==> flow/design.v <==
module master_apb #(parameter ADDR_WIDTH=8, parameter DATA_WIDTH =8, parameter STATE=2 )(
input PCLK,
input PRESETn,
input [ADDR_WIDTH-1:0] apb_write_paddr,
input [DATA_WIDTH-1:0] apb_write_data,
input [ADDR_WIDTH-1:0] apb_read_paddr,
input READ_WRITE,
input PREADY,
input transfer,
input [DATA_WIDTH-1:0] PRDATA,
output PWRITE,
output reg PSEL,
output reg PENABLE,
output [ADDR_WIDTH-1:0] PADDR,
output reg[DATA_WIDTH-1:0] PWDATA,
output reg [DATA_WIDTH-1:0] apb_read_data_out
);
parameter IDLE=2'b00;
parameter SETUP=2'b01;
parameter ACCESS=2'b11;
reg [STATE-1:0] current_state,next_state;
wire [DATA_WIDTH-1:0] temp_read;
always @(posedge PCLK or negedge PRESETn)
begin
if(!PRESETn)
current_state<=IDLE;
else
current_state<=next_state;
end
always @(*)
begin
case (current_state)
IDLE: 
begin
if(transfer==1'b1)
next_state=SETUP;
else
next_state=IDLE;
end
SETUP:
begin
next_state=ACCESS;
end
ACCESS:
begin
if(PREADY==1'b1&&transfer==1'b1)
next_state=SETUP;
else if(PREADY==1'b1&&transfer==1'b0)
next_state=IDLE;
else
next_state=ACCESS;
end
default:
next_state=IDLE;
endcase
end
always@(*)
begin
PWDATA='b0;
case(current_state)
IDLE:
begin
PSEL=1'b0;
PENABLE=1'b0;
end
SETUP:
begin
PSEL=1'b1;
PENABLE=1'b0;
PWDATA=apb_write_data;
end
ACCESS:
begin
PSEL=1'b1;
PENABLE=1'b1;
PWDATA=apb_write_data;
end
default:
begin
PSEL=1'b0;
PENABLE=1'b0;
end
endcase
end
always @(posedge PCLK or negedge PRESETn)
begin
if(!PRESETn)
apb_read_data_out<='b0;
else if (current_state==ACCESS && PWRITE==1'b0)
apb_read_data_out<=PRDATA;
end
assign PWRITE=READ_WRITE;
assign PADDR= READ_WRITE?apb_write_paddr:apb_read_paddr;
endmodule
module RAM_slave #(parameter ADDRESS=8, parameter DATA=8, parameter LOCATION=64, parameter STATES=3)(
input PWRITE,PCLK,PRESETn,
input PSEL1,
input PENABLE,
input [ADDRESS-1:0] paddr,
input [DATA-1:0] pwdata,
output reg [DATA-1:0] prdata,
output reg PREADY
);
parameter IDLE=2'b00;
parameter TRANSFER=2'b01;
parameter WRITE=2'b11;
parameter READ=2'b10;
localparam AW=$clog2(LOCATION);
reg [STATES-1:0] current_state,next_state;
reg [DATA-1:0] memory [0:LOCATION-1];
integer i;
always @(posedge PCLK or negedge PRESETn )
begin
if(!PRESETn)
current_state<=IDLE;
else
current_state<=next_state;
end
always @(*)
begin
case (current_state)
IDLE: 
if(PSEL1==1'b1)
next_state=TRANSFER;
else 
next_state=IDLE;
TRANSFER:
next_state=IDLE;
default:
next_state=IDLE;
endcase
end
always @(*)
if(!PRESETn)
begin
prdata='b0;
PREADY=1'b0;
end
else
begin
    case(current_state)
    IDLE:
    begin
        prdata='b0;
        PREADY=1'b0;
    end
    TRANSFER:
    begin
        PREADY=1'b1;
	if(PWRITE==1'b0)
	if(paddr<LOCATION)
	prdata=memory[paddr[AW-1:0]];
	else
	prdata='b0;	
        else
	 prdata='b0;
    end
default:
begin
prdata='b0;
        PREADY=1'b0;
end
    endcase
end
always @(posedge PCLK or negedge PRESETn)
begin
if(!PRESETn)
begin
    for(i=0;i<LOCATION;i=i+1)
    memory[i]<='b0;
end
else if(current_state==TRANSFER&&PWRITE==1'b1&&paddr<LOCATION)
memory[paddr[AW-1:0]]<=pwdata;
end
endmodule
module apb_top #(parameter ADDRESS=8, parameter DATA =8, parameter LOCATION=64)(
input PCLK,PRESETn,transfer,READ_WRITE,
input [ADDRESS-1:0] apb_write_paddr,apb_read_paddr,
input [DATA-1:0] apb_write_data,
output [DATA-1:0] apb_read_data_out);
wire PWRITE;
wire PREADY;
wire PSEL1;
wire PENABLE;
wire [ADDRESS-1:0] paddr;
wire [DATA-1:0] pwdata,prdata;
master_apb #(.ADDR_WIDTH(ADDRESS),.DATA_WIDTH(DATA)) master(
.PCLK(PCLK),
.PRESETn(PRESETn),
.apb_write_paddr(apb_write_paddr),
.apb_write_data(apb_write_data),
.apb_read_paddr(apb_read_paddr),
.READ_WRITE(READ_WRITE),
.PREADY(PREADY),
.transfer(transfer),
.PRDATA(prdata),
.PWRITE(PWRITE),
.PSEL(PSEL1),
.PENABLE(PENABLE),
.PADDR(paddr),
.PWDATA(pwdata),
.apb_read_data_out(apb_read_data_out));
RAM_slave #(.ADDRESS(ADDRESS),.DATA(DATA), .LOCATION(LOCATION)) slave_dut (
.PWRITE(PWRITE),
.PCLK(PCLK),
.PRESETn(PRESETn),
.PSEL1(PSEL1),
.PENABLE(PENABLE),
.paddr(paddr),
.pwdata(pwdata),
.prdata(prdata),
.PREADY(PREADY)
);
endmodule
--- tool output ---
# Tool chain data of apb_top

Module apb_top before and after one edit of its RTL, step after step.
"before" refers to lines of the RTL above, "after" to lines of the edited file.
"difference": "after" minus "before" as printed here. "relative change": 100 x difference / "before".
Cell names lack the library's common part.
The mark n/a stands for no value.

Top: apb_top
Clock: PCLK
Cell library: sky130hd
Corner: tt_025C_1v80

# Diff

The edit as a unified diff against the file above.
The edit is scripted: it alters the design's behaviour and was not made to optimise anything.

```diff
@@ -40,13 +40,4 @@
 SETUP:
 begin
-next_state=ACCESS;
-end
-ACCESS:
-begin
-if(PREADY==1'b1&&transfer==1'b1)
-next_state=SETUP;
-else if(PREADY==1'b1&&transfer==1'b0)
-next_state=IDLE;
-else
 next_state=ACCESS;
 end
```

# Elaborated design

Source: Yosys, flattened and elaborated. Widths are those after wreduce. Registers that Yosys merges into a memory's read port (data or address) are not register bits. Print and check cells do not count.

Operators by class:

| item                  | before | after | difference | relative change (%) |
| magnitude comparators | 1      | 1     | 0          | 0.00 |
| equal/unequal tests   | 67     | 67    | 0          | 0.00 |
| multiplexer cells     | 16     | 12    | -4         | -25.00 |
| bitwise logic cells   | 2      | 1     | -1         | -50.00 |
| reduce/logical cells  | 73     | 71    | -2         | -2.74 |

Operators by type and width:

| operator                                    | before | after | difference | relative change (%) |
| logical AND 1 bit                           | 5      | 3     | -2         | -40.00 |
| 2-to-1 mux 1 bit                            | 5      | 3     | -2         | -40.00 |
| 2-to-1 mux 2 bit                            | 2      | 0     | -2         | -100.00 |
| NOT 1 bit                                   | 2      | 1     | -1         | -50.00 |
| parallel mux 2 bit (select 3 bit)           | 1      | 0     | -1         | -100.00 |
| parallel mux 2 bit (select 2 bit)           | 0      | 1     | +1         | n/a |
| AND reduction 2 bit                         | 64     | 64    | 0          | 0.00 |
| == test 6 bit with constant B               | 32     | 32    | 0          | 0.00 |
| == test 6 x 5 -> 1 bit with constant B      | 16     | 16    | 0          | 0.00 |
| == test 6 x 4 -> 1 bit with constant B      | 8      | 8     | 0          | 0.00 |
| 2-to-1 mux 8 bit                            | 6      | 6     | 0          | 0.00 |
| == test 6 x 3 -> 1 bit with constant B      | 4      | 4     | 0          | 0.00 |
| == test 3 x 1 -> 1 bit with constant B      | 2      | 2     | 0          | 0.00 |
| == test 6 x 2 -> 1 bit with constant B      | 2      | 2     | 0          | 0.00 |
| == test 2 x 1 -> 1 bit with constant B      | 1      | 1     | 0          | 0.00 |
| == test 2 bit with constant B               | 1      | 1     | 0          | 0.00 |
| == test 6 x 1 -> 1 bit with constant B      | 1      | 1     | 0          | 0.00 |
| zero test 2 bit                             | 1      | 1     | 0          | 0.00 |
| zero test 3 bit                             | 1      | 1     | 0          | 0.00 |
| zero test 6 bit                             | 1      | 1     | 0          | 0.00 |
| < comparator 8 x 7 -> 1 bit with constant B | 1      | 1     | 0          | 0.00 |
| 2-to-1 mux 3 bit                            | 1      | 1     | 0          | 0.00 |
| parallel mux 8 bit (select 64 bit)          | 1      | 1     | 0          | 0.00 |
| OR reduction 2 bit                          | 1      | 1     | 0          | 0.00 |

Word-level totals:

| item                            | before | after | difference | relative change (%) |
| register bits after elaboration | 525    | 525   | 0          | 0.00 |
| input port bits                 | 28     | 28    | 0          | 0.00 |
| output and inout port bits      | 8      | 8     | 0          | 0.00 |
| elaborated cells                | 226    | 219   | -7         | -3.10 |

# Longest topological paths

Depth = most cells in a row (Yosys ltp): at word level without a register or memory, in the mapped netlist without a sequential cell, where the memories' decode and read muxes count.

Depth:

| item                         | before | after | difference | relative change (%) |
| depth after elaboration      | 7      | 7     | 0          | 0.00 |
| ABC_AREA                     | 0      | 0     | n/a        | n/a |
| depth in mapped cells        | 12     | 13    | +1         | +8.33 |
| mapped depth without buffers | 7      | 7     | 0          | 0.00 |

# After synthesis

Source: synth_stat.txt of the flow (Yosys; design flattened, memories mapped). It holds for the ABC_AREA given above (unset counts as 0); a run with the other value may have another netlist.

Synthesis totals:

| item                           | before    | after     | difference | relative change (%) |
| standard cells after synthesis | 2388      | 2415      | +27        | +1.13 |
| synthesis area (mm2)           | 0.0229082 | 0.0228644 | -0.0000438 | -0.19 |
| sequential area (mm2)          | 0.0131401 | 0.0131401 | 0.0000000  | 0.00 |
| flip-flops                     | 525       | 525       | 0          | 0.00 |
| buffers                        | 177       | 200       | +23        | +12.99 |

Cell types:

| cell     | before | after | difference | relative change (%) |
| nand3_1  | 46     | 91    | +45        | +97.83 |
| a32oi_1  | 27     | 60    | +33        | +122.22 |
| nor2_1   | 41     | 11    | -30        | -73.17 |
| a221oi_1 | 31     | 8     | -23        | -74.19 |
| nand2_1  | 600    | 619   | +19        | +3.17 |
| clkbuf_1 | 138    | 155   | +17        | +12.32 |
| and3_1   | 6      | 17    | +11        | +183.33 |
| a32o_1   | 26     | 16    | -10        | -38.46 |
| nor3_1   | 16     | 6     | -10        | -62.50 |
| nor3_2   | 12     | 2     | -10        | -83.33 |
| buf_2    | 23     | 32    | +9         | +39.13 |
| and4_1   | 11     | 2     | -9         | -81.82 |
| a22oi_1  | 112    | 105   | -7         | -6.25 |
| buf_4    | 7      | 0     | -7         | -100.00 |
| a222oi_1 | 5      | 12    | +7         | +140.00 |
| nand4_1  | 33     | 39    | +6         | +18.18 |
| a21oi_1  | 10     | 16    | +6         | +60.00 |
| and2_1   | 9      | 15    | +6         | +66.67 |

The list need not be complete.
By module: a second synthesis without flattening, with its own total; a netlist apart from the flattened one above.

Unflattened totals:

| item                               | before    | after     | difference | relative change (%) |
| cells (unflattened synthesis)      | 1878      | 1876      | -2         | -0.11 |
| area (unflattened synthesis) (mm2) | 0.0243333 | 0.0243246 | -0.0000087 | -0.04 |

Rows give one instance, submodules left out.

Modules, before:

| module     | instances | cells | area (mm2) | sequential area (mm2) |
| RAM_slave  | 1         | 1832  | 0.0237152  | 0.0128636 |
| master_apb | 1         | 46    | 0.0006181  | 0.0002765 |
| apb_top    | 1         | 0     | 0          | 0 |

Modules, after:

| module     | instances | cells | area (mm2) | sequential area (mm2) |
| RAM_slave  | 1         | 1832  | 0.0237152  | 0.0128636 |
| master_apb | 1         | 44    | 0.0006093  | 0.0002765 |
| apb_top    | 1         | 0     | 0          | 0 |

# Path before layout

Path of least setup slack by OpenSTA after synthesis, without wires, with an ideal clock, recovery checks aside; 20% of the period is set as input and as output delay. Where synthesis merged equal registers, the netlist keeps one of their names.

Timing path after synthesis:

| item                          | before                               | after                                | difference | relative change (%) |
| path type                     | input port to flip-flop              | input port to flip-flop              | n/a        | n/a |
| from                          | input port READ_WRITE                | input port READ_WRITE                | n/a        | n/a |
| to                            | register master.apb_read_data_out[6] | register master.apb_read_data_out[0] | n/a        | n/a |
| clock period (ns)             | 5.0                                  | 5.0                                  | 0.0        | 0.00 |
| input delay (ns)              | 1.000                                | 1.000                                | 0.000      | 0.00 |
| setup time (ns)               | 0.124                                | 0.124                                | 0.000      | n/a |
| time at the first pin (ns)    | 1.000                                | 1.000                                | 0.000      | 0.00 |
| arrival (ns)                  | 2.856                                | 2.989                                | +0.133     | +4.66 |
| data required time (ns)       | 4.876                                | 4.876                                | 0.000      | 0.00 |
| path slack (ns)               | 2.021                                | 1.887                                | -0.134     | n/a |
| path delay (ns)               | 1.980                                | 2.113                                | +0.133     | +6.72 |
| stages on the path            | 9                                    | 10                                   | +1         | +11.11 |
| buffers on the path           | 3                                    | 3                                    | 0          | 0.00 |
| synthesis period reached (ns) | 2.979                                | 3.113                                | +0.134     | +4.50 |

"path delay" is the arrival time less input delay plus setup time.
"stages on the path": output pins that drive a net of the path, with the launching flip-flop's if there is one; two outputs of one cell count as two.
"synthesis period reached" = period - worst setup slack (recovery checks aside). The figure is calculated, with input and output delays left at 20% of the set period.
The rows between start and end are the longest chain of elaborated cells between them; the timing report does not say that the signal goes this way. Where chains are equally long, one stands for them.
Each line given opens the expression or statement behind the cell; cells for indexed reads and writes are added by Yosys, which also makes memories of some case tables.

On the way, after synthesis, before:
Cells stage by stage: buf_6 -> buf_6 -> and3b_1 -> or2_1 -> buf_6 -> a32oi_1 -> nand4_1 -> or4_1 -> o31a_1
Length of the longest elaborated chain: 7
Elaborated cells on any way between the ends: 73
Those cells by class: 1 x compare; 63 x eq/ne; 6 x mux; 1 x logic; 2 x reduce/logical

RTL lines, path after synthesis, before:

| item                               | RTL line | RTL |
| start: declaration                 | 177      | `input PCLK,PRESETn,transfer,READ_WRITE,` |
| 2-to-1 mux 8 bit                   | 93       | `assign PADDR= READ_WRITE?apb_write_paddr:apb_read_paddr;` |
| == test 6 bit                      | 152      | `prdata=memory[paddr[AW-1:0]];` |
| parallel mux 8 bit (select 64 bit) | 152      |  |
| 2-to-1 mux 8 bit                   | 151      | `if(paddr<LOCATION)` |
| 2-to-1 mux 8 bit                   | 150      | `if(PWRITE==1'b0)` |
| 2-to-1 mux 8 bit                   | 141      | `case(current_state)` |
| 2-to-1 mux 8 bit                   | 134      | `if(!PRESETn)` |
| end: assignment                    | 88       | `apb_read_data_out<='b0;` |
| end: assignment                    | 90       | `apb_read_data_out<=PRDATA;` |
| end: declaration                   | 16       | `output reg [DATA_WIDTH-1:0] apb_read_data_out` |

On the way, after synthesis, after:
Cells stage by stage: buf_6 -> buf_6 -> buf_6 -> nand3b_4 -> nand2_4 -> nand2_1 -> o22ai_1 -> or4_1 -> or4_1 -> o31a_1
Length of the longest elaborated chain: 7
Elaborated cells on any way between the ends: 73
Those cells by class: 1 x compare; 63 x eq/ne; 6 x mux; 1 x logic; 2 x reduce/logical

RTL lines, path after synthesis, after:

| item                               | RTL line | RTL |
| start: declaration                 | 168      | `input PCLK,PRESETn,transfer,READ_WRITE,` |
| 2-to-1 mux 8 bit                   | 84       | `assign PADDR= READ_WRITE?apb_write_paddr:apb_read_paddr;` |
| == test 6 bit                      | 143      | `prdata=memory[paddr[AW-1:0]];` |
| parallel mux 8 bit (select 64 bit) | 143      |  |
| 2-to-1 mux 8 bit                   | 142      | `if(paddr<LOCATION)` |
| 2-to-1 mux 8 bit                   | 141      | `if(PWRITE==1'b0)` |
| 2-to-1 mux 8 bit                   | 132      | `case(current_state)` |
| 2-to-1 mux 8 bit                   | 125      | `if(!PRESETn)` |
| end: assignment                    | 79       | `apb_read_data_out<='b0;` |
| end: assignment                    | 81       | `apb_read_data_out<=PRDATA;` |
| end: declaration                   | 16       | `output reg [DATA_WIDTH-1:0] apb_read_data_out` |

# Path in the finished layout

Path of least setup slack in the final report of the runs of pair 1 (OpenROAD, finished layout, wires in). Where an end is a register, its clock arrival counts in the times.

Timing path after layout:

| item                       | before                               | after                                | difference | relative change (%) |
| path type                  | input port to flip-flop              | input port to flip-flop              | n/a        | n/a |
| from                       | input port READ_WRITE                | input port READ_WRITE                | n/a        | n/a |
| to                         | register master.apb_read_data_out[7] | register master.apb_read_data_out[4] | n/a        | n/a |
| clock period (ns)          | 4.5                                  | 4.5                                  | 0.0        | 0.00 |
| input delay (ns)           | 0.90                                 | 0.90                                 | 0.00       | 0.00 |
| setup time (ns)            | 0.15                                 | 0.14                                 | -0.01      | n/a |
| time at the first pin (ns) | 0.90                                 | 0.90                                 | 0.00       | 0.00 |
| arrival (ns)               | 4.34                                 | 4.43                                 | +0.09      | +2.07 |
| data required time (ns)    | 5.00                                 | 4.99                                 | -0.01      | -0.20 |
| path slack (ns)            | 0.66                                 | 0.56                                 | -0.10      | n/a |
| stages on the path         | 10                                   | 10                                   | 0          | 0.00 |
| buffers on the path        | 3                                    | 3                                    | 0          | 0.00 |

The rows between start and end are the longest chain of elaborated cells between them; the timing report does not say that the signal goes this way. Where chains are equally long, one stands for them.

On the way, after layout, before:
Cells stage by stage: clkdlybuf4s50_1 -> buf_12 -> or3b_1 -> nand2_1 -> buf_4 -> a22o_1 -> a22oi_1 -> nand4_1 -> nor3_1 -> a41oi_1
Length of the longest elaborated chain: 7
Elaborated cells on any way between the ends: 73
Those cells by class: 1 x compare; 63 x eq/ne; 6 x mux; 1 x logic; 2 x reduce/logical

RTL lines, path after layout, before:

| item                               | RTL line | RTL |
| start: declaration                 | 177      | `input PCLK,PRESETn,transfer,READ_WRITE,` |
| 2-to-1 mux 8 bit                   | 93       | `assign PADDR= READ_WRITE?apb_write_paddr:apb_read_paddr;` |
| == test 6 bit                      | 152      | `prdata=memory[paddr[AW-1:0]];` |
| parallel mux 8 bit (select 64 bit) | 152      |  |
| 2-to-1 mux 8 bit                   | 151      | `if(paddr<LOCATION)` |
| 2-to-1 mux 8 bit                   | 150      | `if(PWRITE==1'b0)` |
| 2-to-1 mux 8 bit                   | 141      | `case(current_state)` |
| 2-to-1 mux 8 bit                   | 134      | `if(!PRESETn)` |
| end: assignment                    | 88       | `apb_read_data_out<='b0;` |
| end: assignment                    | 90       | `apb_read_data_out<=PRDATA;` |
| end: declaration                   | 16       | `output reg [DATA_WIDTH-1:0] apb_read_data_out` |

On the way, after layout, after:
Cells stage by stage: clkdlybuf4s50_1 -> buf_12 -> or3b_1 -> nand2_1 -> a22o_1 -> a32oi_1 -> nand4_1 -> nor4bb_1 -> buf_4 -> a32oi_1
Length of the longest elaborated chain: 7
Elaborated cells on any way between the ends: 73
Those cells by class: 1 x compare; 63 x eq/ne; 6 x mux; 1 x logic; 2 x reduce/logical

RTL lines, path after layout, after:

| item                               | RTL line | RTL |
| start: declaration                 | 168      | `input PCLK,PRESETn,transfer,READ_WRITE,` |
| 2-to-1 mux 8 bit                   | 84       | `assign PADDR= READ_WRITE?apb_write_paddr:apb_read_paddr;` |
| == test 6 bit                      | 143      | `prdata=memory[paddr[AW-1:0]];` |
| parallel mux 8 bit (select 64 bit) | 143      |  |
| 2-to-1 mux 8 bit                   | 142      | `if(paddr<LOCATION)` |
| 2-to-1 mux 8 bit                   | 141      | `if(PWRITE==1'b0)` |
| 2-to-1 mux 8 bit                   | 132      | `case(current_state)` |
| 2-to-1 mux 8 bit                   | 125      | `if(!PRESETn)` |
| end: assignment                    | 79       | `apb_read_data_out<='b0;` |
| end: assignment                    | 81       | `apb_read_data_out<=PRDATA;` |
| end: declaration                   | 16       | `output reg [DATA_WIDTH-1:0] apb_read_data_out` |

# Measured runs

Both versions went through the flow (Yosys, OpenROAD) with the same settings in each pair. Constraints: input delay and output delay 20% of the set period each, output load 0.01 pF.

Settings, pair 1:
CORE_UTILIZATION: 40
PLACE_DENSITY: 0.6
period_ns: 4.5
CAP_MARGIN: 20
CORE_MARGIN: 2
SLEW_MARGIN: 20

Results, pair 1:

| item                                   | before    | after     | difference | relative change (%) |
| post-synthesis cell area (mm2)         | 0.0229082 | 0.0228644 | -0.0000438 | -0.19 |
| die size (mm2)                         | 0.0591998 | 0.0590903 | -0.0001095 | -0.18 |
| standard-cell area after routing (mm2) | 0.0266831 | 0.0264779 | -0.0002052 | -0.77 |
| worst setup slack after layout (ns)    | 0.662     | 0.561     | -0.101     | n/a |
| setup total negative slack (ns)        | 0.000     | 0.000     | 0.000      | n/a |
| power consumption (µW)                 | 9723      | 9939      | +216       | +2.22 |

Settings, pair 2:
CORE_MARGIN: 2
CORE_UTILIZATION: 65
CTS_CLUSTER_SIZE: 27
HOLD_SLACK_MARGIN: 0.24
SETUP_SLACK_MARGIN: -0.14
TNS_END_PERCENT: 35
period_ns: 3.51
CAP_MARGIN: 20
SLEW_MARGIN: 20

Results, pair 2:

| item                                   | before    | after     | difference | relative change (%) |
| post-synthesis cell area (mm2)         | 0.0229082 | 0.0228644 | -0.0000438 | -0.19 |
| die size (mm2)                         | 0.0367604 | 0.0366914 | -0.0000690 | -0.19 |
| standard-cell area after routing (mm2) | 0.0280056 | 0.027918  | -0.0000876 | -0.31 |
| worst setup slack after layout (ns)    | -0.041    | 0.010     | +0.051     | n/a |
| setup total negative slack (ns)        | -0.041    | 0.000     | +0.041     | n/a |
| final worst hold slack (ns)            | 0.482     | 0.414     | -0.068     | n/a |
| power consumption (µW)                 | 12542     | 12698     | +156       | +1.24 |

"power consumption" is the tool's figure for a default switching activity; nothing was simulated.
--- end ---
